==> flow/design.v <==
`timescale 1ns / 1ps
module DEJITTER#(
		parameter	C_HOLD_BIT_NUMBER	=	16,
		parameter	C_INPUT_POLARITY	=	1'b0
	)
	(
    input           sys_clk,
    input           sys_rst,		
    input			signal_in,
    output			signal_out
    );
    reg	[C_HOLD_BIT_NUMBER - 1 : 0]	signal_hold;
    always @(posedge sys_clk) begin
    	if(sys_rst) begin
    		signal_hold <= {C_HOLD_BIT_NUMBER{!C_INPUT_POLARITY}};
    	end else begin
    		signal_hold <= {signal_hold[C_HOLD_BIT_NUMBER - 2 : 0],signal_in};
    	end
    end
    assign	signal_out	=	(signal_hold == {C_HOLD_BIT_NUMBER{C_INPUT_POLARITY}}) ? C_INPUT_POLARITY : !C_INPUT_POLARITY;
endmodule
`timescale 1ns / 1ps
module BLE_CTRL(
    input           sys_clk,
    input           sys_rst,	
 	input			motor_state,
 	input			motor_direction,
 	input			motor_alarm_reset,
 	output			fwd,
 	output			rev,
 	output			stop_mode,
 	output			m0,
 	output			m1,
 	output			alarm_reset,
 	input			speed_out,
 	input			alarm_out_n	
    );
	assign			m0	=	0;
	assign			m1	=	0;
	reg				o_fwd;
	reg				o_rev;
	always @(posedge sys_clk) begin
		if (sys_rst) begin 
			o_fwd	<=	0;
			o_rev	<=	0;
		end
		else if (motor_alarm_reset) begin 
			o_fwd	<=	0;
			o_rev	<=	0;
		end
		else if(motor_state) begin
			o_fwd	<=	motor_direction;
			o_rev	<=	~motor_direction;
		end else begin
			o_fwd	<=	0;
			o_rev	<=	0;
		end
	end
	assign			fwd	=	o_fwd;
	assign			rev	=	o_rev;
	reg				o_stop_mode;
	always @(posedge sys_clk) begin
		if(sys_rst) begin
			o_stop_mode <= 0;
		end else if(motor_alarm_reset) begin
			o_stop_mode <= 1;
		end else begin
			o_stop_mode <= 0;
		end
	end
	assign	stop_mode	=	o_stop_mode;
	reg	[31:0]			tmie_cnt;
	localparam			TIME_10S	=	32'h3B9A_CA00,
						TIME_10MS	=	32'h001E_8480,
						TIME_10US	=	32'h0000_07D0;
	reg					o_alarm_reset;
	always @(posedge sys_clk) begin 
		if(sys_rst) begin
			tmie_cnt <= 0;
		end else if(!alarm_out_n) begin
			tmie_cnt <= tmie_cnt + 1;
		end else if (motor_alarm_reset || alarm_reset) begin
			tmie_cnt <= 0;
		end
		else
			tmie_cnt <= tmie_cnt;
	end					
	always @(posedge sys_clk) begin
		if(sys_rst) begin
			o_alarm_reset <= 0;
		end else if(motor_alarm_reset) begin
			o_alarm_reset <= 1;
		end else if (tmie_cnt > TIME_10US) begin
			o_alarm_reset <= 1;
		end
		else 
			o_alarm_reset <= 0;
	end
	assign	alarm_reset	=	o_alarm_reset;
endmodule
`timescale 1ns / 1ps
module DAC_CTRL  #(   
    parameter C_AXI_ID_WIDTH       = 4,         
    parameter C_AXI_ADDR_WIDTH     = 32,        
    parameter C_AXI_DATA_WIDTH     = 64,        
    parameter C_AXI_NBURST_SUPPORT = 1'b0,      
    parameter C_AXI_BURST_TYPE     = 2'b00,     
    parameter WATCH_DOG_WIDTH      = 12,         
    parameter C_ADDR_SUMOFFSET     =   32'h0000_1000,
    parameter C_ADDR_MOTOR2ETH     =   32'h0000_0000,       
    parameter C_ADDR_ETH2MOTOR     =   32'hE000_0000    
)(    
    input                               sys_clk,
    input                               sys_rst,
   	output                            	saxi_wready,  
   	input [C_AXI_ID_WIDTH-1:0]        	saxi_wid,     
   	input [C_AXI_ADDR_WIDTH-1:0]      	saxi_waddr,   
   	input [7:0]                       	saxi_wlen,    
   	input [2:0]                       	saxi_wsize,   
   	input [1:0]                       	saxi_wburst,  
   	input [1:0]                       	saxi_wlock,   
   	input [3:0]                       	saxi_wcache,  
   	input [2:0]                       	saxi_wprot,   
   	input                             	saxi_wvalid,  
   	output                            	saxi_wd_wready,   
   	input [C_AXI_DATA_WIDTH-1:0]      	saxi_wd_wdata,     
   	input [C_AXI_DATA_WIDTH/8-1:0]    	saxi_wd_wstrb,     
   	input                             	saxi_wd_wlast,     
   	input                             	saxi_wd_wvalid,    
   	output  [C_AXI_ID_WIDTH-1:0]      	saxi_wb_bid,      
   	output  [1:0]                     	saxi_wb_bresp,    
   	output                            	saxi_wb_bvalid,   
   	input                             	saxi_wb_bready,   
   	output                            	saxi_rready,      
   	input [C_AXI_ID_WIDTH-1:0]        	saxi_rid,         
   	input [C_AXI_ADDR_WIDTH-1:0]      	saxi_raddr,       
   	input [7:0]                       	saxi_rlen,        
   	input [2:0]                       	saxi_rsize,       
   	input [1:0]                       	saxi_rburst,      
   	input [1:0]                       	saxi_rlock,       
   	input [3:0]                       	saxi_rcache,      
   	input [2:0]                       	saxi_rprot,       
   	input                             	saxi_rvalid,      
   	output  [C_AXI_ID_WIDTH-1:0]       	saxi_rd_rid,      
   	output  [1:0]                      	saxi_rd_rresp,    
   	output                             	saxi_rd_rvalid,   
   	output  [C_AXI_DATA_WIDTH-1:0]     	saxi_rd_rdata,    
   	output                             	saxi_rd_rlast,    
   	input                              	saxi_rd_rready,    
	input                               maxi_wready,  
	output [C_AXI_ID_WIDTH-1:0]         maxi_wid,     
	output [C_AXI_ADDR_WIDTH-1:0]       maxi_waddr,   
	output [7:0]                        maxi_wlen,    
	output [2:0]                        maxi_wsize,   
	output [1:0]                        maxi_wburst,  
	output [1:0]                        maxi_wlock,   
	output [3:0]                        maxi_wcache,  
	output [2:0]                        maxi_wprot,   
	output                              maxi_wvalid,  
	input                               maxi_wd_wready,   
	output [C_AXI_DATA_WIDTH-1:0]       maxi_wd_wdata,     
	output [C_AXI_DATA_WIDTH/8-1:0]     maxi_wd_wstrb,     
	output                              maxi_wd_wlast,     
	output                              maxi_wd_wvalid,    
	input  [C_AXI_ID_WIDTH-1:0]         maxi_wb_bid,      
	input  [1:0]                        maxi_wb_bresp,    
	input                               maxi_wb_bvalid,   
	output                              maxi_wb_bready,   
	input                               maxi_rready,      
	output [C_AXI_ID_WIDTH-1:0]         maxi_rid,         
	output [C_AXI_ADDR_WIDTH-1:0]       maxi_raddr,       
	output [7:0]                        maxi_rlen,        
	output [2:0]                        maxi_rsize,       
	output [1:0]                        maxi_rburst,      
	output [1:0]                        maxi_rlock,       
	output [3:0]                        maxi_rcache,      
	output [2:0]                        maxi_rprot,       
	output                              maxi_rvalid,      
	input  [C_AXI_ID_WIDTH-1:0]         maxi_rd_bid,      
	input  [1:0]                        maxi_rd_rresp,    
	input                               maxi_rd_rvalid,   
	input  [C_AXI_DATA_WIDTH-1:0]       maxi_rd_rdata,    
	input                               maxi_rd_rlast,    
	output                              maxi_rd_rready,    
 	output								sclk,
 	output								sync_n,
 	output								sdin,
 	output								reset_n,
 	input								sdo,
 	output								motor_state,
 	output								motor_direction,
 	output								motor_alarm_reset,
 	input								alarm_in_n,
 	input								alarm_reset,
 	output								trig_ad_convst
    );
	reg								sclk_p;
	reg								sclk_n;	
	reg								o_sync_n;
	reg								o_sdin;
	reg								o_reset_n;
	reg								o_motor_state;
	reg								o_moter_direction;
	reg								o_alarm_reset;
	reg								o_trig_ad;
	assign							sclk		=	sclk_p & sclk_n	;	
	assign							sync_n		=	o_sync_n;
	assign							sdin		=	o_sdin	;	
	assign							reset_n		=	o_reset_n;	
	assign                          motor_state     	=   o_motor_state;
	assign                          motor_direction 	=   o_moter_direction;
	assign							motor_alarm_reset	=	o_alarm_reset;
	assign							trig_ad_convst		=	o_trig_ad;
	reg [C_AXI_ID_WIDTH-1:0]        s_wr_wid;
	reg [C_AXI_ADDR_WIDTH-1:0]      s_wr_waddr;
	reg [7:0]                       s_wr_wlen;
	reg [1:0]                       s_wr_wburst;
	reg                             s_wr_wready;
	reg [C_AXI_DATA_WIDTH-1:0]      s_wd_wdata;
	reg [C_AXI_DATA_WIDTH/8-1:0]    s_wd_wstrb;
	reg                             s_wd_wready;
	reg								s_wb_bvalid;
	reg	[C_AXI_ID_WIDTH-1:0]      	s_wb_bid;
	reg [1:0]                     	s_wb_bresp;
	reg [C_AXI_ID_WIDTH-1:0]        s_rr_rid;
	reg [C_AXI_ADDR_WIDTH-1:0]      s_rr_raddr;
	reg [7:0]                       s_rr_rlen;
	reg [2:0]                       s_rr_rsize;
	reg [1:0]                       s_rr_rburst;
	reg                             s_rr_rready;
	reg [C_AXI_ID_WIDTH-1:0]        s_rd_rid;
	reg [1:0]                       s_rd_rresp;
	reg								s_rd_rvalid;
	reg [C_AXI_DATA_WIDTH-1:0]     	s_rd_rdata;  
	reg 							s_rd_rlast;
	function integer clogb2 (input integer bit_depth);              
	begin                                                           
	for(clogb2=0; bit_depth>0; clogb2=clogb2+1)                   
	  bit_depth = bit_depth >> 1;                                 
	end                                                           
	endfunction 
	localparam	[2:0]	AXI_SIZE	=	clogb2(C_AXI_DATA_WIDTH/8-1);
	localparam 	[7:0]	AXI_ADDR_INC	=	C_AXI_DATA_WIDTH/8;
	localparam	[2:0]	SUM_SIZE	=	clogb2(32/C_AXI_DATA_WIDTH-1);
	localparam  [3:0]               S_WRITE_IDLE     = 4'd0, 
									S_WRITE_ADDR     = 4'd1,
									S_WRITE_DATA     = 4'd2,                                        
									S_WRITE_RESPONSE = 4'd3,
									S_WRITE_TIME_OUT = 4'd4,
									DAC_RESET        = 4'd5,
									DAC_SYNC         = 4'd6,
									DAC_WRITE        = 4'd7,
									DAC_READ         = 4'd8;                               
   reg [8:0]                       s_write_state,
									s_write_next;
	reg [WATCH_DOG_WIDTH : 0]       s_wt_watch_dog_cnt;          
 	reg [7:0]                       s_write_data_cnt;	
 	reg								trig_write_start;
	always @(posedge sys_clk) begin
		if(sys_rst) begin
			trig_write_start <= 0;
		end else begin
			trig_write_start <= saxi_wvalid;
		end
	end
	reg		flag_dac_reset_over;
	reg		flag_dac_sync_over;
	reg		flag_dac_write_over;
	reg		flag_dac_read_over;
	always @(posedge sys_clk) begin
		if(sys_rst) begin
			s_write_state <= 9'b0_0010_0000;	 
		end else begin
			s_write_state	<= s_write_next;
		end
	end
	always @(*) begin
		s_write_next	=	0;		 
		case (1)
			s_write_state[S_WRITE_IDLE]	:	begin 
				if (trig_write_start)
					s_write_next[S_WRITE_ADDR]		=	1;
				else
					s_write_next[S_WRITE_IDLE]		=	1;
			end
			s_write_state[S_WRITE_ADDR]	:	begin 
				if (saxi_wready && saxi_wvalid)
					s_write_next[S_WRITE_DATA]		=	1;
				else
					s_write_next[S_WRITE_ADDR]		=	1;
			end
			s_write_state[S_WRITE_DATA] :	begin 
				if (flag_read_over)
					s_write_next[S_WRITE_RESPONSE]	=	1;
				else
					s_write_next[S_WRITE_DATA]		=	1;
			end
			s_write_state[S_WRITE_RESPONSE]	:	begin 
				if (saxi_wb_bvalid && saxi_wb_bready)
					s_write_next[DAC_READ]			=	1;		 
				else
					s_write_next[S_WRITE_RESPONSE]	=	1;			
			end
			s_write_state[S_WRITE_TIME_OUT] :	begin 
					s_write_next[S_WRITE_IDLE]		=	1;
			end
			s_write_state[DAC_RESET]	:	begin 
				if (flag_dac_reset_over)
					s_write_next[S_WRITE_IDLE]		=	1;
				else
					s_write_next[DAC_RESET]			=	1;
			end	
			s_write_state[DAC_SYNC]		:	begin 
				if (flag_dac_sync_over)
					s_write_next[DAC_WRITE]			=	1;
				else
					s_write_next[DAC_SYNC]			=	1;
			end							
			s_write_state[DAC_WRITE]	:	begin 
				if (flag_dac_write_over)
					s_write_next[DAC_READ]			=	1;
				else
					s_write_next[DAC_WRITE]			=	1;
			end
			s_write_state[DAC_READ]		:	begin 
				if (flag_dac_read_over)
					s_write_next[S_WRITE_IDLE]		=	1;
				else
					s_write_next[DAC_SYNC]			=	1;		 
			end
			default : s_write_next[S_WRITE_IDLE]		=	1;
		endcase
	end	
	reg	[4:0]	sclk_cnt;
	localparam	TIME_RESET	=	5'd4,	 
				TIME_SYNC	=	5'd10,	 
				BIT_SDI		=	5'd24;	
	reg	[9:0]	dac_voltage;	
	localparam	MOTOR_ENABLE	=	16'hEAEA,
				MOTOR_POSITVE	=	16'h1EAF,
				ALARM_RESET		=	16'hAAED;
	localparam	DAC_SUCCESS		=	16'hFBFB;
	localparam	ALARM_OUT		=	16'hAAAA;
	reg	[23:0]	dac_code;
	reg [23:0]	dac_read;
	localparam	DAC_CMD_WRITE	=	4'd3,
				DAC_CMD_READ	=	4'd9,
				DAC_VO_ALL		=	4'd9,
				DAC_VO_A		=	4'd1;	
	reg	[2:0]	read_in_cnt;
	reg			dac_complete;
	reg [31:0]	time_set;
	reg			flag_read_over;
	always @(posedge sys_clk) begin
		if(sys_rst) begin
			dac_voltage	<=	0;
			time_set	<=	0;
			sclk_cnt	<=	0;
			read_in_cnt	<=	0;
			o_reset_n	<=	1'b1;
			o_sync_n	<=	1'b1;
			o_sdin		<=	1'b0;
			dac_read	<=	0;
			dac_code	<=	0;
			dac_complete	<=	1'b0;
			flag_dac_read_over	<=	1'b0;
			flag_dac_sync_over	<=	1'b0;
			flag_dac_write_over	<=	1'b0;
			flag_dac_reset_over	<=	1'b0;
			flag_read_over		<=	1'b0;
			o_motor_state		<=	1'b0;
			o_moter_direction	<=	1'b1;
			o_alarm_reset		<=	1'b0;
		end else begin
			case (1)
				s_write_next[S_WRITE_IDLE]	:	begin 
												sclk_cnt	<=	0;
												read_in_cnt	<=	0;
												dac_voltage	<=	dac_voltage;
												o_reset_n	<=	1;
												o_sync_n	<=	1;
												o_sdin		<=	0;
												dac_read	<=	0;
												dac_complete		<=	0;
												flag_dac_read_over	<=	0;
												flag_dac_sync_over	<=	0;
												flag_dac_write_over	<=	0;
												flag_dac_reset_over	<=	0;
												flag_read_over		<=	0;
												o_motor_state	<=	alarm_reset ? 0 : o_motor_state;
				end	
				s_write_next[S_WRITE_DATA]	:	begin 
												if (saxi_wd_wvalid && saxi_wd_wready)
													sclk_cnt	<=	sclk_cnt + 1;
												else
													sclk_cnt	<=	sclk_cnt;
												case (sclk_cnt)
													5'd1	:	begin 
														o_motor_state		<=	(s_wd_wdata[63:48] == MOTOR_ENABLE);
														o_moter_direction	<=	(s_wd_wdata[47:32] == MOTOR_POSITVE);
														dac_voltage			<=	 s_wd_wdata[25:16];
														o_alarm_reset		<=	(s_wd_wdata[15:00] == ALARM_RESET);															
													end
													5'd2	:	begin 
														time_set			<=	s_wd_wdata[63:32];
														flag_read_over		<=	1;
													end
													default :  ;
												endcase											
				end
				s_write_next[S_WRITE_RESPONSE]	:	begin 
												sclk_cnt	<=	0;																		
				end
				s_write_next[DAC_RESET]			:	begin 
												if (sclk_cnt == TIME_RESET) begin 
													flag_dac_reset_over <=  1;
													sclk_cnt			<=	0;
												end
												else begin 
													if (!sclk_p && sclk_n)
														sclk_cnt	<=	sclk_cnt + 1;
													else
														sclk_cnt	<=	sclk_cnt;													
												end
												o_reset_n          	<=  !(sclk_cnt  < TIME_RESET);												
				end
				s_write_next[DAC_SYNC]			:	begin 
												if ((sclk_cnt == TIME_SYNC - 1) && (!sclk_p && sclk_n)) begin 
													flag_dac_sync_over 	<=  1;
													sclk_cnt			<=	0;
													o_sync_n			<=	0;
												end
												else begin 
													if (!sclk_p && sclk_n)
														sclk_cnt	<=	sclk_cnt + 1;
													else
														sclk_cnt	<=	sclk_cnt;													
												end	
				end
				s_write_next[DAC_WRITE]			:	begin 
												flag_dac_sync_over 	<=  0;
												if ((sclk_cnt == BIT_SDI - 1) && (!sclk_p && sclk_n)) begin 
													flag_dac_write_over <=  1;
													sclk_cnt			<=	0;
													o_sdin				<=	0;
													o_sync_n			<=	1;
												end
												else begin 
													if (!sclk_p && sclk_n) begin 
														o_sdin	<=	dac_code[23 - (sclk_cnt + 1)];
														sclk_cnt	<=	sclk_cnt + 1;
													end														
													else begin 
														sclk_cnt	<=	sclk_cnt;
														o_sdin		<=	(sclk_cnt == 0) ? dac_code[23] : o_sdin;
													end																											
												end
												if (read_in_cnt == 3 && sclk_p && !sclk_n)		 
													dac_read[23 - sclk_cnt]	<=	sdo;
												else
													dac_read	<=	dac_read;
				end
				s_write_next[DAC_READ]			:	begin 
												flag_dac_write_over <=  0;
												read_in_cnt			<=	read_in_cnt + 1;
												case (read_in_cnt)
													3'd0	:	dac_code	<=	{DAC_CMD_WRITE,DAC_VO_ALL,dac_voltage,6'd0};	 
													3'd1	:	dac_code	<=	{DAC_CMD_READ,DAC_VO_A,10'd0,6'd0};				 
													3'd2	:	dac_code	<=	0;												 
													3'd3	:	begin 
																dac_complete		<=	{dac_read[11:2] == dac_voltage};		 
																flag_dac_read_over	<=	1;
													end 
													default :  ;
												endcase
				end
				default :  ;
			endcase
		end
	end
reg	[31:0]	trig_cnt;
always @(posedge sys_clk) begin
	if(sys_rst) begin
		 trig_cnt	<=	0;
		 o_trig_ad	<=	0;
	end else begin
		 if (motor_state) begin 
		 	if (trig_cnt == time_set) begin 
			 	trig_cnt	<=	0;
			 	o_trig_ad	<=	1;		 		
		 	end
		 	else begin 
		 		trig_cnt	<=	trig_cnt + 1;
			 	o_trig_ad	<=	0;	
		 	end
		 end
		 else begin 
		 	trig_cnt	<=	0;
		 	o_trig_ad	<=	0;
		 end
	end
end
	reg	[7:0]	time_cnt;
	localparam	TIME_SCLK		=	8'd5;	 
	always @(posedge sys_clk) if (sys_rst) begin time_cnt <= 0; end else begin
		if (time_cnt == TIME_SCLK - 1)
			time_cnt	<=	0;
		else
			time_cnt	<=	time_cnt + 1;
	end
	always @(posedge sys_clk) if (sys_rst) begin sclk_p <= 1'b1; end else begin
			sclk_p	<=	(time_cnt <= 2);
	end
	always @(negedge sys_clk) if (sys_rst) begin sclk_n <= 1'b1; end else begin
			sclk_n	<=	(time_cnt <= 2);
	end	
	always @(posedge sys_clk) begin
		if(sys_rst) begin
			 s_wt_watch_dog_cnt	<=	0;
		end else begin
			 if (s_write_state != s_write_next)
			 	s_wt_watch_dog_cnt	<=	0;
			 else
			 	s_wt_watch_dog_cnt	<=	s_wt_watch_dog_cnt + 1; 
		end
	end	
	always @(posedge sys_clk) if (sys_rst) begin s_wr_wready <= 1'b0; end else begin
		if (s_write_state[S_WRITE_IDLE] && s_write_next[S_WRITE_ADDR])
			s_wr_wready	<=	1;
		else
			s_wr_wready	<=	0;
	end
	always @(posedge sys_clk) begin
		if(sys_rst) begin
			 s_wr_wid	<=	0;
		end else begin
			 if (saxi_wvalid && saxi_wready)
			 	s_wr_wid	<=	saxi_wid;
			 else
			 	s_wr_wid	<=	s_wr_wid;
		end
	end
	always @(posedge sys_clk) begin
		if(sys_rst) begin
			 s_wr_wlen	<=	0;
		end else begin
			 if (saxi_wvalid && saxi_wready)
			 	s_wr_wlen	<=	saxi_wlen + 1;
			 else
			 	s_wr_wlen	<=	s_wr_wlen;
		end
	end	
	always @(posedge sys_clk) begin
		if(sys_rst) begin
			s_wr_wburst	<=	0;
		end else begin
			s_wr_wburst	<=	saxi_wburst;	
		end
	end	
	assign	saxi_wready	=	s_wr_wready;
	always @(posedge sys_clk) if (sys_rst) begin s_write_data_cnt <= 0; end else begin
		if (s_write_next[S_WRITE_IDLE])
			s_write_data_cnt	<=	0;
		else if (s_write_state[S_WRITE_ADDR] && s_write_next[S_WRITE_DATA])		 
			s_write_data_cnt	<=	saxi_wlen;
		else if (saxi_wd_wvalid && saxi_wd_wready)
			s_write_data_cnt	<=	s_write_data_cnt - 1;
		else
			s_write_data_cnt	<=	s_write_data_cnt;
	end
	always @(posedge sys_clk) if (sys_rst) begin s_wd_wready <= 1'b0; end else begin
		if (s_write_state[S_WRITE_DATA] && s_write_next[S_WRITE_DATA])
			s_wd_wready	<=	saxi_wd_wvalid;		 
		else
			s_wd_wready	<=	0;
	end	
	always @(posedge sys_clk) begin
		if(sys_rst) begin
			 s_wd_wdata     <= 0;			 
		end else begin
			if (saxi_wd_wready && saxi_wd_wvalid)
				s_wd_wdata	<=	saxi_wd_wdata;		 
			else
				s_wd_wdata	<=	s_wd_wdata;
		end
	end
	assign	saxi_wd_wready	=	s_wd_wready;
	always @(posedge sys_clk) if (sys_rst) begin s_wb_bvalid <= 1'b0; end else begin
		if (s_write_next[S_WRITE_RESPONSE])
			s_wb_bvalid <= 1;
		else
			s_wb_bvalid <= 0;
	end
	assign	saxi_wb_bvalid	=	s_wb_bvalid;
	assign	saxi_wb_bid		=	0;	 
	assign	saxi_wb_bresp	=	2'b0;	 
	reg	[C_AXI_ID_WIDTH-1:0]		m_wid;
	reg	[C_AXI_ADDR_WIDTH-1:0]		m_waddr;
	reg	[7:0]						m_wlen;
	reg	[1:0]						m_wburst;
	reg								m_wvalid;
	reg	[C_AXI_DATA_WIDTH-1:0]		m_wd_wdata;
	reg	[C_AXI_DATA_WIDTH/8-1:0]	m_wd_wstrb;
	reg								m_wd_wlast;
	reg								m_wd_wvalid;
	reg								m_wb_ready;
	localparam  [3:0]               M_WRITE_IDLE     = 4'd0, 
									M_WRITE_ADDR     = 4'd1,
									M_WRITE_DATA     = 4'd2,										
									M_WRITE_RESPONSE = 4'd3,
									M_WRITE_TIME_OUT = 4'd4;								
       reg [4:0]                       m_write_state,
									m_write_next;
	reg [WATCH_DOG_WIDTH : 0]       m_wt_watch_dog_cnt;      
	reg	[7:0]						m_write_data_cnt;    
	reg                             trig_m_write_start;
	reg								flag_sum;
	reg 		alarm_in_n_d;
	reg			alarm_reset_d;
	always @(posedge sys_clk) if (sys_rst) begin alarm_in_n_d <= 1'b0; alarm_reset_d <= 1'b0; end else begin
		alarm_in_n_d	<=	alarm_in_n;
		alarm_reset_d	<=	alarm_reset;
	end
	always @(posedge sys_clk) begin
		if(sys_rst) begin
			trig_m_write_start <= 0;
		end else begin
			trig_m_write_start <= flag_sum;			 
		end
	end
	always @(posedge sys_clk) if (sys_rst) begin flag_sum <= 1'b0; end else begin
		if(maxi_wb_bvalid && maxi_wb_bready) begin
			 flag_sum <= 0;
		end else begin
			 flag_sum <= (flag_dac_read_over || (alarm_in_n_d && !alarm_in_n) || (alarm_reset_d && !alarm_reset)) ? 1 : flag_sum;
		end
	end
	reg	[63:0]	data2eth;	
	reg	[31:0]	data_sum;
	reg	[15:0]	data_complete;
	reg [15:0]	alarm_complete;
	always @(posedge sys_clk) if (sys_rst) begin data2eth <= 0; data_sum <= 0; end else begin
		if(flag_sum) begin
			data2eth[63:48] <=	motor_state ? MOTOR_ENABLE : 0;
			data2eth[47:32]	<=	motor_direction ? MOTOR_POSITVE : 0;
			data2eth[31:16]	<=	dac_voltage;
			data2eth[15:00]	<=	!alarm_in_n ? ALARM_OUT : 0;
			data_sum		<=	data2eth[63:48] + data2eth[47:32] + data2eth[31:16] + data2eth[15:00] + data_complete + alarm_complete + time_set[31:16] + time_set[15:00]; 
		end else if (maxi_wb_bvalid && maxi_wb_bready) begin
			data2eth 	<=	0;
			data_sum	<=	0;
		end
		else begin 
			data2eth 	<=	data2eth;
			data_sum	<=	data_sum;			
		end
	end
	always @(posedge sys_clk) if (sys_rst) begin data_complete <= 0; end else begin
		if(flag_dac_read_over) begin
			data_complete <= dac_complete ? DAC_SUCCESS : 0;
		end else begin
			data_complete <= data_complete;
		end
	end
	always @(posedge sys_clk) if (sys_rst) begin alarm_complete <= 0; end else begin
		if(alarm_reset_d && !alarm_reset)
			alarm_complete <= ALARM_RESET;
		else if (!flag_sum && maxi_wb_bvalid && maxi_wb_bready)
			alarm_complete <= 0;
		else 
			alarm_complete <= alarm_complete;
	end	
	always @(posedge sys_clk) begin
		if(sys_rst) begin
			m_write_state <= 1;
		end else begin
			m_write_state	<= m_write_next;
		end
	end
always @(*) begin
		m_write_next	=	0;		 
		case (1)
			m_write_state[M_WRITE_IDLE]	:	begin 
				if (trig_m_write_start)
					m_write_next[M_WRITE_ADDR]		=	1;
				else
					m_write_next[M_WRITE_IDLE]		=	1;
			end
			m_write_state[M_WRITE_ADDR]	:	begin 
				if (maxi_wready && maxi_wvalid)
					m_write_next[M_WRITE_DATA]		=	1;
				else
					m_write_next[M_WRITE_ADDR]		=	1;
			end
			m_write_state[M_WRITE_DATA] :	begin 
				if (maxi_wd_wvalid && maxi_wd_wready && maxi_wd_wlast)
					m_write_next[M_WRITE_RESPONSE]	=	1;
				else
					m_write_next[M_WRITE_DATA]		=	1;
			end
			m_write_state[M_WRITE_RESPONSE]	:	begin 
				if (maxi_wb_bvalid && maxi_wb_bready && flag_sum)
					m_write_next[M_WRITE_ADDR]		=	1;
				else if (maxi_wb_bvalid && maxi_wb_bready)
					m_write_next[M_WRITE_IDLE]		=	1;
				else
					m_write_next[M_WRITE_RESPONSE]	=	1;			
			end
			m_write_state[M_WRITE_TIME_OUT] :	begin 
					m_write_next[M_WRITE_IDLE]		=	1;
			end
			default : m_write_next[M_WRITE_IDLE]		=	1;
		endcase
	end	
	always @(posedge sys_clk) begin
		if(sys_rst) begin
			 m_wt_watch_dog_cnt	<=	0;
		end else begin
			 if (m_write_state != m_write_next)
			 	m_wt_watch_dog_cnt	<=	0;
			 else
			 	m_wt_watch_dog_cnt	<=	m_wt_watch_dog_cnt + 1; 
		end
	end
	always @(posedge sys_clk) if (sys_rst) begin m_waddr <= 0; m_wvalid <= 1'b0; end else begin
		 if (m_write_state[M_WRITE_ADDR] && m_write_next[M_WRITE_ADDR]) begin
			m_waddr	<=	flag_sum ? (C_ADDR_MOTOR2ETH + C_ADDR_SUMOFFSET) : C_ADDR_MOTOR2ETH;	 
		 	m_wvalid	<=	1;
		 end
		 else begin 
		 	m_waddr	<=	m_waddr;
		 	m_wvalid	<=	0;			 	
		 end
	end
	always @(posedge sys_clk) begin
		if(sys_rst) begin
			 m_wid	<=	0;
		end else begin
			 if (m_write_state[M_WRITE_IDLE] && m_write_next[M_WRITE_ADDR])
			 	m_wid	<=	m_wid + 1;
			 else
			 	m_wid	<=	m_wid;
		end
	end
	always @(posedge sys_clk) begin
		if(sys_rst) begin
			 m_wlen	<=	0;
		end else begin
			 if (m_write_state[M_WRITE_ADDR] && m_write_next[M_WRITE_ADDR])
			 	m_wlen	<=	flag_sum ? (1 - 1) : (2 - 1);			 			 
			 else
			 	m_wlen	<=	m_wlen;
		end
	end	
	assign	maxi_wid	=	m_wid;
	assign	maxi_waddr	=	m_waddr;
	assign	maxi_wlen	=	m_wlen;
	assign	maxi_wsize	=	AXI_SIZE;
	assign	maxi_wburst	=	C_AXI_BURST_TYPE;
	assign	maxi_wvalid	=	m_wvalid;
	assign	maxi_wlock	=	2'b0;
	assign	maxi_wcache	=	4'b0;
	assign	maxi_wprot	=	3'b0;	
	always @(posedge sys_clk) if (sys_rst) begin m_write_data_cnt <= 0; end else begin
		if (m_write_next[M_WRITE_IDLE])
			m_write_data_cnt	<=	0;
		else if (m_write_state[M_WRITE_ADDR] && m_write_next[M_WRITE_DATA])
			m_write_data_cnt	<=	maxi_wlen;
		else if (maxi_wd_wvalid && maxi_wd_wready)
			m_write_data_cnt	<=	m_write_data_cnt - 1;
		else
			m_write_data_cnt	<=	m_write_data_cnt;
	end
	always @(posedge sys_clk) if (sys_rst) begin m_wd_wdata <= 0; end else begin
		if (m_write_state[M_WRITE_DATA] && m_write_next[M_WRITE_DATA])
			if (flag_sum)
				m_wd_wdata	<=	data_sum;
			else 
				if (maxi_wd_wvalid && maxi_wd_wready)
					case (m_write_data_cnt - 1)
						8'd0	:	m_wd_wdata	<=	{data_complete,alarm_complete,time_set};		
						default : 	m_wd_wdata	<=	0;
					endcase
				else if (m_write_data_cnt == maxi_wlen)
					m_wd_wdata	<=	data2eth;
				else
					m_wd_wdata	<=	m_wd_wdata;
		else begin 
			m_wd_wdata	<=	0;				 	
		end
	end
	always @(posedge sys_clk) if (sys_rst) begin m_wd_wvalid <= 1'b0; end else begin
		 if (m_write_state[M_WRITE_DATA] && m_write_next[M_WRITE_DATA]) begin 
		 	m_wd_wvalid	<=	1;	 				 
		 end 
		 else begin 
		 	m_wd_wvalid	<=	0;				 	
		 end		
	end		
	always @(posedge sys_clk) if (sys_rst) begin m_wd_wlast <= 1'b0; end else begin
		 if (m_write_state[M_WRITE_DATA] && m_write_next[M_WRITE_DATA]) begin 
		 	m_wd_wlast	<=	(maxi_wlen == 0) ? 1 : (m_write_data_cnt == 1 && maxi_wd_wvalid && maxi_wd_wready);	 				 
		 end 
		 else begin 
		 	m_wd_wlast	<=	0;				 	
		 end		
	end	
	always @(posedge sys_clk) begin
		if(sys_rst) begin
			m_wd_wstrb	<=	0;
		end else begin
			if (m_write_state[M_WRITE_DATA] && m_write_next[M_WRITE_DATA])
				m_wd_wstrb	<=	{(C_AXI_DATA_WIDTH/8){1'b1}};
			else
				m_wd_wstrb	<=	0;
		end
	end
	assign	maxi_wd_wdata	=	m_wd_wdata;
	assign	maxi_wd_wstrb	=	m_wd_wstrb;
	assign	maxi_wd_wlast	=	m_wd_wlast;
	assign	maxi_wd_wvalid	=	m_wd_wvalid;
	always @(posedge sys_clk) if (sys_rst) begin m_wb_ready <= 1'b0; end else begin
		if (m_write_state[M_WRITE_RESPONSE] && !m_wb_ready)
			m_wb_ready <= maxi_wb_bvalid;
		else
			m_wb_ready <= 0;
	end
	assign	maxi_wb_bready	=	m_wb_ready;	
	assign	saxi_rready		=	1'b0;
	assign	saxi_rd_rid		=	0;
	assign	saxi_rd_rresp	=	2'b0;
	assign	saxi_rd_rvalid	=	1'b0;
	assign	saxi_rd_rdata	=	0;
	assign	saxi_rd_rlast	=	1'b0;
	assign	maxi_rid		=	0;
	assign	maxi_raddr		=	0;
	assign	maxi_rlen		=	8'b0;
	assign	maxi_rsize		=	3'b0;
	assign	maxi_rburst		=	2'b0;
	assign	maxi_rlock		=	2'b0;
	assign	maxi_rcache		=	4'b0;
	assign	maxi_rprot		=	3'b0;
	assign	maxi_rvalid		=	1'b0;
	assign	maxi_rd_rready	=	1'b0;
endmodule
`timescale 1ns / 1ps
module MOTOR_TOP#(   
    parameter C_AXI_ID_WIDTH       = 4,         
    parameter C_AXI_ADDR_WIDTH     = 16,        
    parameter C_AXI_DATA_WIDTH     = 64,        
    parameter C_AXI_NBURST_SUPPORT = 1'b0,      
    parameter C_AXI_BURST_TYPE     = 2'b00,     
    parameter WATCH_DOG_WIDTH      = 12,         
    parameter C_ADDR_SUMOFFSET     =   32'h0000_1000,
    parameter C_ADDR_MOTOR2ETH     =   32'h0000_0000,       
    parameter C_ADDR_ETH2MOTOR     =   32'hE000_0000    
)(    
    input                               sys_clk,
    input                               sys_rst,
   	output                            	saxi_wready,  
   	input [C_AXI_ID_WIDTH-1:0]        	saxi_wid,     
   	input [C_AXI_ADDR_WIDTH-1:0]      	saxi_waddr,   
   	input [7:0]                       	saxi_wlen,    
   	input [2:0]                       	saxi_wsize,   
   	input [1:0]                       	saxi_wburst,  
   	input [1:0]                       	saxi_wlock,   
   	input [3:0]                       	saxi_wcache,  
   	input [2:0]                       	saxi_wprot,   
   	input                             	saxi_wvalid,  
   	output                            	saxi_wd_wready,   
   	input [C_AXI_DATA_WIDTH-1:0]      	saxi_wd_wdata,     
   	input [C_AXI_DATA_WIDTH/8-1:0]    	saxi_wd_wstrb,     
   	input                             	saxi_wd_wlast,     
   	input                             	saxi_wd_wvalid,    
   	output  [C_AXI_ID_WIDTH-1:0]      	saxi_wb_bid,      
   	output  [1:0]                     	saxi_wb_bresp,    
   	output                            	saxi_wb_bvalid,   
   	input                             	saxi_wb_bready,   
   	output                            	saxi_rready,      
   	input [C_AXI_ID_WIDTH-1:0]        	saxi_rid,         
   	input [C_AXI_ADDR_WIDTH-1:0]      	saxi_raddr,       
   	input [7:0]                       	saxi_rlen,        
   	input [2:0]                       	saxi_rsize,       
   	input [1:0]                       	saxi_rburst,      
   	input [1:0]                       	saxi_rlock,       
   	input [3:0]                       	saxi_rcache,      
   	input [2:0]                       	saxi_rprot,       
   	input                             	saxi_rvalid,      
   	output  [C_AXI_ID_WIDTH-1:0]       	saxi_rd_rid,      
   	output  [1:0]                      	saxi_rd_rresp,    
   	output                             	saxi_rd_rvalid,   
   	output  [C_AXI_DATA_WIDTH-1:0]     	saxi_rd_rdata,    
   	output                             	saxi_rd_rlast,    
   	input                              	saxi_rd_rready,    
	input                               maxi_wready,  
	output [C_AXI_ID_WIDTH-1:0]         maxi_wid,     
	output [C_AXI_ADDR_WIDTH-1:0]       maxi_waddr,   
	output [7:0]                        maxi_wlen,    
	output [2:0]                        maxi_wsize,   
	output [1:0]                        maxi_wburst,  
	output [1:0]                        maxi_wlock,   
	output [3:0]                        maxi_wcache,  
	output [2:0]                        maxi_wprot,   
	output                              maxi_wvalid,  
	input                               maxi_wd_wready,   
	output [C_AXI_DATA_WIDTH-1:0]       maxi_wd_wdata,     
	output [C_AXI_DATA_WIDTH/8-1:0]     maxi_wd_wstrb,     
	output                              maxi_wd_wlast,     
	output                              maxi_wd_wvalid,    
	input  [C_AXI_ID_WIDTH-1:0]         maxi_wb_bid,      
	input  [1:0]                        maxi_wb_bresp,    
	input                               maxi_wb_bvalid,   
	output                              maxi_wb_bready,   
	input                               maxi_rready,      
	output [C_AXI_ID_WIDTH-1:0]         maxi_rid,         
	output [C_AXI_ADDR_WIDTH-1:0]       maxi_raddr,       
	output [7:0]                        maxi_rlen,        
	output [2:0]                        maxi_rsize,       
	output [1:0]                        maxi_rburst,      
	output [1:0]                        maxi_rlock,       
	output [3:0]                        maxi_rcache,      
	output [2:0]                        maxi_rprot,       
	output                              maxi_rvalid,      
	input  [C_AXI_ID_WIDTH-1:0]         maxi_rd_bid,      
	input  [1:0]                        maxi_rd_rresp,    
	input                               maxi_rd_rvalid,   
	input  [C_AXI_DATA_WIDTH-1:0]       maxi_rd_rdata,    
	input                               maxi_rd_rlast,    
	output                              maxi_rd_rready,    
 	output								sclk,
 	output								sync_n,
 	output								sdin,
 	output								reset_n,
 	input								sdo,
 	output			fwd,
 	output			rev,
 	output			stop_mode,
 	output			m0,
 	output			m1,
 	output			alarm_reset,
 	input			speed_out,
 	input			alarm_out_n,
 	output			trig_ad_convst
    );
	wire 	alarm_in_n;
	wire	motor_state;
	wire	motor_direction;
	wire	motor_alarm_reset;
	BLE_CTRL inst_BLE_CTRL
		(
			.sys_clk           (sys_clk),
			.sys_rst           (sys_rst),
			.motor_state       (motor_state),
			.motor_direction   (motor_direction),
			.motor_alarm_reset (motor_alarm_reset),
			.fwd               (fwd),
			.rev               (rev),
			.stop_mode         (stop_mode),
			.m0                (m0),
			.m1                (m1),
			.alarm_reset       (alarm_reset),
			.speed_out         (speed_out),
			.alarm_out_n       (alarm_in_n)
		);
	DAC_CTRL #(
			.C_AXI_ID_WIDTH(C_AXI_ID_WIDTH),
			.C_AXI_ADDR_WIDTH(C_AXI_ADDR_WIDTH),
			.C_AXI_DATA_WIDTH(C_AXI_DATA_WIDTH),
			.C_AXI_NBURST_SUPPORT(C_AXI_NBURST_SUPPORT),
			.C_AXI_BURST_TYPE(C_AXI_BURST_TYPE),
			.WATCH_DOG_WIDTH(WATCH_DOG_WIDTH),
			.C_ADDR_SUMOFFSET(C_ADDR_SUMOFFSET),
			.C_ADDR_MOTOR2ETH(C_ADDR_MOTOR2ETH),
			.C_ADDR_ETH2MOTOR(C_ADDR_ETH2MOTOR)
		) inst_DAC_CTRL (
			.sys_clk           (sys_clk),
			.sys_rst           (sys_rst),
			.saxi_wready       (saxi_wready),
			.saxi_wid          (saxi_wid),
			.saxi_waddr        (saxi_waddr),
			.saxi_wlen         (saxi_wlen),
			.saxi_wsize        (saxi_wsize),
			.saxi_wburst       (saxi_wburst),
			.saxi_wlock        (saxi_wlock),
			.saxi_wcache       (saxi_wcache),
			.saxi_wprot        (saxi_wprot),
			.saxi_wvalid       (saxi_wvalid),
			.saxi_wd_wready    (saxi_wd_wready),
			.saxi_wd_wdata     (saxi_wd_wdata),
			.saxi_wd_wstrb     (saxi_wd_wstrb),
			.saxi_wd_wlast     (saxi_wd_wlast),
			.saxi_wd_wvalid    (saxi_wd_wvalid),
			.saxi_wb_bid       (saxi_wb_bid),
			.saxi_wb_bresp     (saxi_wb_bresp),
			.saxi_wb_bvalid    (saxi_wb_bvalid),
			.saxi_wb_bready    (saxi_wb_bready),
			.saxi_rready       (saxi_rready),
			.saxi_rid          (saxi_rid),
			.saxi_raddr        (saxi_raddr),
			.saxi_rlen         (saxi_rlen),
			.saxi_rsize        (saxi_rsize),
			.saxi_rburst       (saxi_rburst),
			.saxi_rlock        (saxi_rlock),
			.saxi_rcache       (saxi_rcache),
			.saxi_rprot        (saxi_rprot),
			.saxi_rvalid       (saxi_rvalid),
			.saxi_rd_rid       (saxi_rd_rid),
			.saxi_rd_rresp     (saxi_rd_rresp),
			.saxi_rd_rvalid    (saxi_rd_rvalid),
			.saxi_rd_rdata     (saxi_rd_rdata),
			.saxi_rd_rlast     (saxi_rd_rlast),
			.saxi_rd_rready    (saxi_rd_rready),
			.maxi_wready       (maxi_wready),
			.maxi_wid          (maxi_wid),
			.maxi_waddr        (maxi_waddr),
			.maxi_wlen         (maxi_wlen),
			.maxi_wsize        (maxi_wsize),
			.maxi_wburst       (maxi_wburst),
			.maxi_wlock        (maxi_wlock),
			.maxi_wcache       (maxi_wcache),
			.maxi_wprot        (maxi_wprot),
			.maxi_wvalid       (maxi_wvalid),
			.maxi_wd_wready    (maxi_wd_wready),
			.maxi_wd_wdata     (maxi_wd_wdata),
			.maxi_wd_wstrb     (maxi_wd_wstrb),
			.maxi_wd_wlast     (maxi_wd_wlast),
			.maxi_wd_wvalid    (maxi_wd_wvalid),
			.maxi_wb_bid       (maxi_wb_bid),
			.maxi_wb_bresp     (maxi_wb_bresp),
			.maxi_wb_bvalid    (maxi_wb_bvalid),
			.maxi_wb_bready    (maxi_wb_bready),
			.maxi_rready       (maxi_rready),
			.maxi_rid          (maxi_rid),
			.maxi_raddr        (maxi_raddr),
			.maxi_rlen         (maxi_rlen),
			.maxi_rsize        (maxi_rsize),
			.maxi_rburst       (maxi_rburst),
			.maxi_rlock        (maxi_rlock),
			.maxi_rcache       (maxi_rcache),
			.maxi_rprot        (maxi_rprot),
			.maxi_rvalid       (maxi_rvalid),
			.maxi_rd_bid       (maxi_rd_bid),
			.maxi_rd_rresp     (maxi_rd_rresp),
			.maxi_rd_rvalid    (maxi_rd_rvalid),
			.maxi_rd_rdata     (maxi_rd_rdata),
			.maxi_rd_rlast     (maxi_rd_rlast),
			.maxi_rd_rready    (maxi_rd_rready),
			.sclk              (sclk),
			.sync_n            (sync_n),
			.sdin              (sdin),
			.reset_n           (reset_n),
			.sdo               (sdo),
			.motor_state       (motor_state),
			.motor_direction   (motor_direction),
			.motor_alarm_reset (motor_alarm_reset),
			.alarm_in_n        (alarm_in_n),
			.alarm_reset       (alarm_reset),
			.trig_ad_convst    (trig_ad_convst)
		);
	DEJITTER #(
			.C_HOLD_BIT_NUMBER(16),
			.C_INPUT_POLARITY(0)
		) inst_DEJITTER (
			.sys_clk    (sys_clk),
			.sys_rst    (sys_rst),
			.signal_in  (alarm_out_n),
			.signal_out (alarm_in_n)
		);
endmodule
---- Step by step through the tools: MOTOR_TOP ----
The steps from the RTL of MOTOR_TOP to its reports follow in flow order.
Lines are those of the file above, counted from 1.
Operators carry their Yosys type and port widths (W data, S select, Z words).
A cell with - has no value.
inputs
  top ..................................... MOTOR_TOP
  clock ................................... sys_clk
  cell library ............................ sky130hd
  library corner .......................... tt_025C_1v80

---- After elaboration ----
Source: Yosys, flattened and elaborated, memories not mapped. Widths are those after wreduce. Registers that Yosys merges into a memory's read port (data or address) are not register bits. Print and check cells do not count.
storage and ports
  register bits after elaboration ......... 517
  input bits .............................. 249
  output and inout bits ................... 255
  word-level cells ........................ 346
operators by class
  add/sub/neg operators ................... 17
  order comparisons ....................... 3
  eq/ne operators ......................... 21
  shift operators ......................... 3
  mux-type cells .......................... 147
  bitwise logic cells ..................... 15
  reductions and logical operators ........ 81
operators by type and width
  kind                       count
  $mux W64                   3
  $add A32 B16 Y32           5
  $mux W32                   5
  $mux W16                   9
  $mux W1                    112
  $pmux W24 S3               1
  $add A32 B1 Y32 const B    2
  $mux W5                    10
  $shift A1 B33 Y24          1
  $shift A1 B33 Y24 const A  1
  $neg A32 Y33               1
  $eq A16 B16 Y1 const B     2
  $shiftx A24 B32 Y1         1
  $add A32 B10 Y32           1
  $gt A32 B11 Y1 const B     1
  $eq A32 B32 Y1             1
  $logic_not A32 Y1          1
  $sub A5 B32 Y32 const A    1
  $reduce_and A6 Y1          5
  $logic_and A1 B1 Y1        26
  $mux W13                   2
  $and A24 B24 Y24           1
  $or A24 B24 Y24            1
  $not A24 Y24               1
  $mux W8                    3
  $mux W10                   2
  $reduce_bool A2 Y1         9
  $add A16 B16 Y17           1
Other operator kinds: 40; their cells: 78.

---- Depth ----
Yosys ltp: most cells in a row. Word level: on the elaborated netlist, between registers, memories and ports. Mapped: between sequential cells and ports; inverters and the memories' decode and read muxes count.
logic depth
  depth after elaboration ................. 13
  ABC_AREA ................................ 0
  mapped depth ............................ 18
  depth with buffers taken out ............ 18

---- After synthesis ----
Yosys stat after the flow's synthesis: flattened, memories mapped to cells. It holds for the ABC_AREA given above (unset counts as 0); a run with the other value may have another netlist.
The area totals of this step are shown rounded.
cell types
  type                       count  total area (um^2)
  sky130_fd_sc_hd__dfxtp_1   347    6.95E+03
  sky130_fd_sc_hd__buf_4     198    1.49E+03
  sky130_fd_sc_hd__nand2_1   317    1.19E+03
  sky130_fd_sc_hd__fa_1      54     1.08E+03
  sky130_fd_sc_hd__a21oi_1   181    905.869
  sky130_fd_sc_hd__ha_1      69     863.328
  sky130_fd_sc_hd__nor2_1    170    638.112
  sky130_fd_sc_hd__xnor2_1   66     578.054
  sky130_fd_sc_hd__inv_1     87     326.563
  sky130_fd_sc_hd__xor2_1    37     324.061
  sky130_fd_sc_hd__nand3_1   61     305.293
  sky130_fd_sc_hd__nor3_1    55     275.264
  sky130_fd_sc_hd__clkbuf_1  73     274.013
  sky130_fd_sc_hd__o21ai_0   53     265.254
  sky130_fd_sc_hd__nand4_1   37     231.472
  sky130_fd_sc_hd__mux2i_1   19     190.182
  sky130_fd_sc_hd__a221oi_1  20     175.168
  sky130_fd_sc_hd__nor4_1    28     175.168
Not listed: further types 60, cells in them 275.
mapped netlist
  mapped cells ............................ 2,147
  synthesis area .......................... 18,300 um^2
  area of sequential cells ................ 6,950 um^2
  mapped flip-flops ....................... 347
  buffers ................................. 293
By module: a second synthesis without flattening, with its own total; a netlist apart from the flattened one above.
second synthesis, totals
  cells (unflattened synthesis) ........... 2,115
  area total of the unflattened synthesis .. 18,300 um^2
Rows give one instance, submodules left out.
by module
  module     times used  cells  area (um^2)  seq. area (um^2)
  DAC_CTRL   1           1,828  15,900       5,890
  BLE_CTRL   1           249    1,980        721
  DEJITTER   1           38     463          320
  MOTOR_TOP  1           0      0.0          0.0

Data sheet: physical implementation of MOTOR_TOP

3 stored runs of MOTOR_TOP in the flow (synthesis by Yosys, layout by OpenROAD, sky130hd cells), in arbitrary order. Constraints: input delay and output delay 20% of the set period each, output load 0.01 pF.
By "power consumption" is meant OpenSTA's value without simulated activity: inputs other than the clock are taken to toggle once in ten clock periods, and the tool carries that through the logic.
Results are given in rounded form.

======== run A ========
==> flow/run.sh <==
#!/bin/bash
# the make line also repeats the synthesis and layout settings of config.mk as NAME=value (left out here)
make -C /OpenROAD-flow-scripts/flow DESIGN_CONFIG=/design/flow/config.mk WORK_HOME=/design/flow/orfs CLKGATE_MAP_FILE= finish
==> flow/config.mk <==
export PLATFORM = sky130hd
export DESIGN_NAME = MOTOR_TOP
export DESIGN_NICKNAME = MOTOR_TOP
export VERILOG_FILES = /design/flow/design.v
export SDC_FILE = /design/flow/constraint.sdc
export NUM_CORES = 4
export LEC_CHECK = 0
export CAP_MARGIN = 20
export CORE_MARGIN = 2
export CORE_UTILIZATION = 23
export SLEW_MARGIN = 20
==> flow/constraint.sdc <==
create_clock -name core_clock -period 8.67 [get_ports {sys_clk}]
set_input_delay 1.7340 -clock core_clock [delete_from_list [all_inputs] [get_ports {sys_clk}]]
set_output_delay 1.7340 -clock core_clock [all_outputs]
set_load 0.01 [all_outputs]

-------- measured, run A --------
  setup total negative slack .............. 0.000 ns
  die size ................................ 82,000 um^2
  setup slack of the critical path ........ 0.904 ns
  utilization after routing ............... 27.4%
  power consumption ....................... 0.00364 W
  worst hold slack in the final report .... 0.446 ns
  standard-cell area after layout ......... 21,600 um^2
  cell area after synthesis ............... 18,300 um^2

======== run B ========
==> flow/run.sh <==
#!/bin/bash
# the make line also repeats the synthesis and layout settings of config.mk as NAME=value (left out here)
make -C /OpenROAD-flow-scripts/flow DESIGN_CONFIG=/design/flow/config.mk WORK_HOME=/design/flow/orfs CLKGATE_MAP_FILE= finish
==> flow/config.mk <==
export PLATFORM = sky130hd
export DESIGN_NAME = MOTOR_TOP
export DESIGN_NICKNAME = MOTOR_TOP
export VERILOG_FILES = /design/flow/design.v
export SDC_FILE = /design/flow/constraint.sdc
export NUM_CORES = 4
export LEC_CHECK = 0
export ABC_AREA = 1
export CAP_MARGIN = 20
export CORE_ASPECT_RATIO = 1.74
export CORE_MARGIN = 4
export CORE_UTILIZATION = 56
export CTS_CLUSTER_SIZE = 16
export GPL_ROUTABILITY_DRIVEN = 1
export HOLD_SLACK_MARGIN = -0.06
export MAX_ROUTING_LAYER = met4
export MIN_ROUTING_LAYER = met1
export PLACE_DENSITY_LB_ADDON = 0.27
export SETUP_SLACK_MARGIN = 0.65
export SLEW_MARGIN = 0
==> flow/constraint.sdc <==
create_clock -name core_clock -period 7.2 [get_ports {sys_clk}]
set_input_delay 1.4400 -clock core_clock [delete_from_list [all_inputs] [get_ports {sys_clk}]]
set_output_delay 1.4400 -clock core_clock [all_outputs]
set_load 0.01 [all_outputs]

-------- measured, run B --------
  utilization after routing ............... 62.7%
  power consumption ....................... 0.00436 W
  standard-cell area after layout ......... 21,700 um^2
  die size ................................ 38,200 um^2
  setup slack of the critical path ........ 0.897 ns
  cell area after synthesis ............... 19,600 um^2
  setup total negative slack .............. 0.000 ns
  worst hold slack in the final report .... 0.416 ns

======== run C ========
==> flow/run.sh <==
#!/bin/bash
# the make line also repeats the synthesis and layout settings of config.mk as NAME=value (left out here)
make -C /OpenROAD-flow-scripts/flow DESIGN_CONFIG=/design/flow/config.mk WORK_HOME=/design/flow/orfs CLKGATE_MAP_FILE= finish
==> flow/config.mk <==
export PLATFORM = sky130hd
export DESIGN_NAME = MOTOR_TOP
export DESIGN_NICKNAME = MOTOR_TOP
export VERILOG_FILES = /design/flow/design.v
export SDC_FILE = /design/flow/constraint.sdc
export NUM_CORES = 4
export LEC_CHECK = 0
export CAP_MARGIN = 20
export CELL_PAD_IN_SITES_DETAIL_PLACEMENT = 1
export CELL_PAD_IN_SITES_GLOBAL_PLACEMENT = 0
export CORE_MARGIN = 2
export CORE_UTILIZATION = 40
export MIN_ROUTING_LAYER = met2
export PLACE_DENSITY = 0.38
export SETUP_SLACK_MARGIN = -0.86
export SLEW_MARGIN = 10
export TNS_END_PERCENT = 55
==> flow/constraint.sdc <==
create_clock -name core_clock -period 10.0 [get_ports {sys_clk}]
set_input_delay 2.0000 -clock core_clock [delete_from_list [all_inputs] [get_ports {sys_clk}]]
set_output_delay 2.0000 -clock core_clock [all_outputs]
set_load 0.01 [all_outputs]

-------- measured, run C --------
  worst hold slack in the final report .... 0.440 ns
  setup slack of the critical path ........ 1.32 ns
  power consumption ....................... 0.00303 W
  die size ................................ 47,600 um^2
  standard-cell area after layout ......... 20,900 um^2
  setup total negative slack .............. 0.000 ns
  utilization after routing ............... 46.2%
  cell area after synthesis ............... 18,300 um^2
